==> flow/design.v <==
module cpu_design (reset, clock, write_read, M_address, M_data_in, M_data_out,overflow,status);
input reset,clock;
input[7:0] M_data_in;
output reg write_read,overflow;
output reg [7:0] M_data_out;
output reg[11:0] M_address;
reg[15:0] IR;
reg[7:0] MDR;
reg[11:0] MAR,PC;
reg [7:0]R0;
reg [7:0]R1;
reg [7:0]R2;
reg [7:0]R3;
reg [7:0]A;
reg [8:0]F;
output reg[2:0] status;
parameter idle=4'b0000, load=4'b0001, move=4'b0010, add=4'b0011, sub=4'b0100, AND=4'b0101;
parameter OR=4'b0110, XOR=4'b0111, shrp=4'b1000, shlp=4'b1001, swap=4'b1010, jmp=4'b1011;
parameter jz=4'b1100, read=4'b1101, write=4'b1110, stop=4'b1111; 
always@(*)  
begin
	if((reset==1)&&(status==3)&&(IR[15:12]==write)) 
		write_read=1'b1; 
	else
		write_read=1'b0; 
	M_address=MAR;
	M_data_out=MDR;
	overflow=F[8]^F[7];
 end
always @(negedge clock or negedge reset) 
begin
	if(reset==1'b0)
	begin
		MAR<=12'b000000000000;
		status<=3'b000; 
	end
	else  
		case (status)
			3'b000: begin
						status<=3'b001;
						MAR<=PC;
						case(IR[9:8])
							2'b00: A<=R0;
							2'b01: A<=R1;
							2'b10: A<=R2;
							2'b11: A<=R3;
						endcase
					end
			3'b001: begin
						if(IR[15:12]==stop)status<=1;
						else if (IR[15:12]==swap|| (IR[15:12]==jmp)|| IR[15:12]==jz || IR[15:12]==read || IR[15:12]==write) 
							status<=3'b010;
						else
							status<=3'b000;
					end
			3'b010:begin 
						if(IR[15:12]==swap)
							status <= 3'b000;
						else if ((IR[15:12]==jmp)||(IR[15:12]==read)||(IR[15:12]==write))
						begin
							MAR <= IR[11:0];
							status <= 3'b011;
						end
						else if((IR[15:12]==jz)&& (R0[7:0] == 8'b0000_0000)) 
						begin
							MAR <= IR[11:0];
							status <= 3'b011;
						end
						else
						begin
							MAR <= PC;
							status <= 3'b011;
						end
					end
			3'b011:begin
						if((IR[15:12]==write) || (IR[15:12]==read))
						begin
							MAR<=PC;
							status<=3'b100;
						end
						else
							status<=3'b000;
					 end
			3'b100:begin
						status<=3'b000;
					 end
			default:status<=3'b000;
		endcase
end
always@(posedge clock or negedge reset) 
begin
	if(reset==1'b0) 
	begin
		IR<=16'h0000;
		PC<=12'b000000000000;
		MDR<=8'b00000000;
		R0<=8'b00000000;
		R1<=8'b00000000;
		R2<=8'b00000000;
		F=9'b000000000;
		R3<=8'b00000000; 
	end
	else
	begin
		case (status)
			3'b000: begin
						IR[15:8]<=M_data_in;
						IR[7:0]<=8'b00000000; 
						PC<=PC+12'b000000000001; 
					end  
			3'b001: begin  
						case(IR[15:12]) 
							load: R0<={4'b0000,IR[11:8]}; 
							swap:begin
									case(IR[11:10])
										2'b00:begin
													case(IR[9:8])
														2'b00:R0<=R0;
														2'b01:R1<=R0;
														2'b10:R2<=R0;
														2'b11:R3<=R0;
													endcase
												end
										2'b01:begin
													case(IR[9:8])
														2'b00:R0<=R1;
														2'b01:R1<=R1;
														2'b10:R2<=R1;
														2'b11:R3<=R1;
													endcase
												end
										2'b10:begin
													case(IR[9:8])
														2'b00:R0<=R2;
														2'b01:R1<=R2;
														2'b10:R2<=R2;
														2'b11:R3<=R2;
													endcase
												end
										2'b11:begin
													case(IR[9:8])
														2'b00:R0<=R3;
														2'b01:R1<=R3;
														2'b10:R2<=R3;
														2'b11:R3<=R3;
													endcase
												end
									endcase
								  end
							shlp:begin 
									case(IR[11:10]) 
										2'b00:R0<=R0<<1;
										2'b01:R1<=R1<<1;
										2'b10:R2<=R2<<1;
										2'b11:R3<=R3<<1;
									endcase
								  end
							shrp:begin
									case(IR[11:10]) 
										2'b00:R0<=R0>>1;
										2'b01:R1<=R1>>1;
										2'b10:R2<=R2>>1;
										2'b11:R3<=R3>>1;
									endcase
								  end
							add:begin
									case(IR[11:10])
										2'b00:begin
													F=A+R0;
													R0<=F[7:0];
												end
										2'b01:begin
													F=A+R1;
													R1<=F[7:0];
												end
										2'b10:begin
													F=A+R2;
													R2<=F[7:0];
												end
										2'b11:begin
													F=A+R3;
													R3<=F[7:0];
												end
									endcase
								 end
							sub:begin
									case(IR[11:10])
										2'b00:begin
													F=R0-A;
													R0<=F[7:0];
												end
										2'b01:begin
													F=R1-A;
													R1<=F[7:0];
												end
										2'b10:begin
													F=R2-A;
													R2<=F[7:0];
												end
										2'b11:begin
													F=R3-A;
													R3<=F[7:0];
												end
									endcase
								 end
							move:begin
										case(IR[11:10])
											2'b00:R0<=A;
											2'b01:R1<=A;
											2'b10:R2<=A;
											2'b11:R3<=A;
										endcase
								  end
							AND:begin
									case(IR[11:10])
										2'b00:R0=R0 & A;
										2'b01:R1=R1 & A;
										2'b10:R2=R2 & A;
										2'b11:R3=R3 & A;
									endcase
								 end
							OR:begin
									case(IR[11:10])
										2'b00:R0=R0 | A;
										2'b01:R1=R1 | A;
										2'b10:R2=R2 | A;
										2'b11:R3=R3 | A;
									endcase
								end
							XOR:begin
									case(IR[11:10])
										2'b00:R0=R0 ^ A;
										2'b01:R1=R1 ^ A;
										2'b10:R2=R2 ^ A;
										2'b11:R3=R3 ^ A;
									endcase
								 end
							default:;
						endcase
					end 
			3'b010:begin
						case(IR[15:12])
							swap:begin
									case(IR[11:10])
										2'b00:R0<=A;
										2'b01:R1<=A;
										2'b10:R2<=A;
										2'b11:R3<=A;
									endcase
								  end
							read:begin
									IR[7:0]<=M_data_in;
									PC<=PC+12'b000000000001;
								  end
							write:begin
										IR[7:0]<=M_data_in;
										PC<=PC+12'b000000000001;
										MDR<=R0;
									end
							jmp:begin
									IR[7:0]<=M_data_in;
									PC<=PC+12'b000000000001;
								 end
							jz:begin
									IR[7:0]<=M_data_in;
									PC<=PC+12'b000000000001;
								end
						endcase
					 end
			3'b011:begin
						case(IR[15:12])
							jmp:begin
										PC<=IR[11:0];
									end
							jz:begin
									if(R0==8'b00000000)
										PC<=IR[11:0];
								end
							read:begin
									R0<=M_data_in;
								end
							default:;
						endcase
					 end
			3'b100:begin
					 end
			default:; 
		endcase
	end
end 
endmodule
# Tool chain data of cpu_design
# What the tools print for cpu_design, step after step.
# Lines are those of the file above, counted from 1.
# Operators carry their Yosys type and port widths (W data, S select, Z words).
# Library cell names are shortened.
# Not given: -
# design
top	cpu_design
clock_port	clock
cell_library	sky130hd
pvt_corner	tt_025C_1v80

# Elaborated design
# Yosys after proc, flatten, opt, wreduce and memory -nomap, before mapping. Memory bits, and registers merged into a memory's read port (data or address), are not among the register bits. Print and check cells are not counted. Equal cells are merged and count once.
# word_totals
input_bits	10
latch_bits	0
word_cells	227
memories	0
clocked_rd_ports_x_width	0
output_inout_bits	25
regBits	100
mem_bits_ro	0
ram_bits	0
# classes
multipliers	0
n_eq	77
reduce_and_logical	34
shift	0
addsub	9
cmp	0
n_logic	13
div	0
muxes	82
# op_table
operator	count
$mux W8	50
$pmux W8 S9	3
$pmux W8 S3	5
$ne A3 B3 Y1 const B	30
$pmux W8 S10	1
$pmux W12 S3	2
$pmux W9 S4	2
$mux W12	6
$pmux W8 S2	4
$ne A4 B3 Y1 const B	12
$reduce_and A14 Y1	3
$add A8 B8 Y9	4
$sub A8 B8 Y9	4
$eq A4 B4 Y1 const B	8
$and A8 B8 Y8	4
$or A8 B8 Y8	4
$xor A8 B8 Y8	4
$pmux W8 S4	1
$pmux W12 S2	1
$ne A5 B5 Y1 const B	4
$pmux W9 S2	1
$eq A4 B3 Y1 const B	4
$reduce_and A15 Y1	1
$add A12 B1 Y12 const B	1
$reduce_or A3 Y1	4
$pmux W3 S4	1
$ne A11 B11 Y1 const B	1
$ne A10 B10 Y1 const B	1
# Other operator kinds: 22; their cells: 49.

# Logic depth
# Longest topological path by Yosys (ltp), each cell counted once; first at word level (registers and memories cut), then after technology mapping (sequential cells cut; the memories' decode and read muxes count).
# logic_depth
depth_word	8
ABC_AREA	0
mapped_depth	11
mapped_depth_nobuf	11

# Netlist
# Source: synth_stat.txt of the flow (Yosys; design flattened, memories mapped). It holds for the ABC_AREA given above (unset counts as 0); a run with the other value may have another netlist.
# types
cell	count	type_area_um2
dfrtp_1	70	1751.68
ha_1	107	1.34E+03
a21oi_1	140	700.672
mux2i_1	62	620.595
nand2_1	135	506.736
o21ai_0	90	450.432
dfrtn_1	15	375.36
nor2_1	99	371.606
inv_1	73	274.013
edfxtp_1	8	240.23
o22ai_1	35	218.96
clkbuf_1	58	217.709
mux4_2	8	180.173
buf_2	35	175.168
fa_1	8	160.154
nand3_1	32	160.154
mux2_2	14	157.651
nor3_1	28	140.134
# Not listed: further types 75, cells in them 358.
# synth_totals
stdcells	1375
sequential_area_um2	2367.3
buf_cells	110
yosys_area_um2	10887.9
ff_cells	93

# Top module cpu_design; platform sky130hd; tools Yosys and OpenROAD; 4 stored runs in no particular order. Input and output delays are each 20% of the period that was set; the output load is 0.01 pF.
# Settings: -- = not set for that run.
# Among the results, -- means that no value is shown for the run.
run name	CAP_MARGIN	CORE_UTILIZATION	CTS_CLUSTER_DIAMETER	MIN_ROUTING_LAYER	PLACE_DENSITY_LB_ADDON	SETUP_SLACK_MARGIN	SLEW_MARGIN	period_ns	CORE_MARGIN	CELL_PAD_IN_SITES_GLOBAL_PLACEMENT	CTS_CLUSTER_SIZE	GPL_TIMING_DRIVEN	CELL_PAD_IN_SITES_DETAIL_PLACEMENT	CORE_ASPECT_RATIO	GPL_ROUTABILITY_DRIVEN	HOLD_SLACK_MARGIN	TNS_END_PERCENT	PLACE_DENSITY	yosys.chip_area_um2	die_footprint_um2	setup_ws_ps	timing.hold.ws_ps	finish.utilization_pct	tns_setup_ps	finish.stdcell_area_um2
run 1	30	29	363	met1	0.25	0.53	15	6.14	2	--	--	--	--	--	--	--	--	--	10887.9	39111.0	426	417	35.9	0	13197.7
run 2	25	46	--	met2	--	0.31	20	6.09	2	3	67	0	--	--	--	--	--	--	--	--	--	--	--	--	--
run 3	25	40	--	--	--	--	10	6.4	3	1	56	1	0	0.84	0	-0.04	40	--	10887.9	29242.6	92	423	46.1	0	12141.6
run 4	20	71	--	--	--	1.14	20	6.01	2	--	--	--	--	--	--	--	--	0.38	--	--	--	--	--	--	--
# Run 2: did not finish, placement stopped with GPL-0301
# Run 4: did not finish, routing stopped with GRT-0232
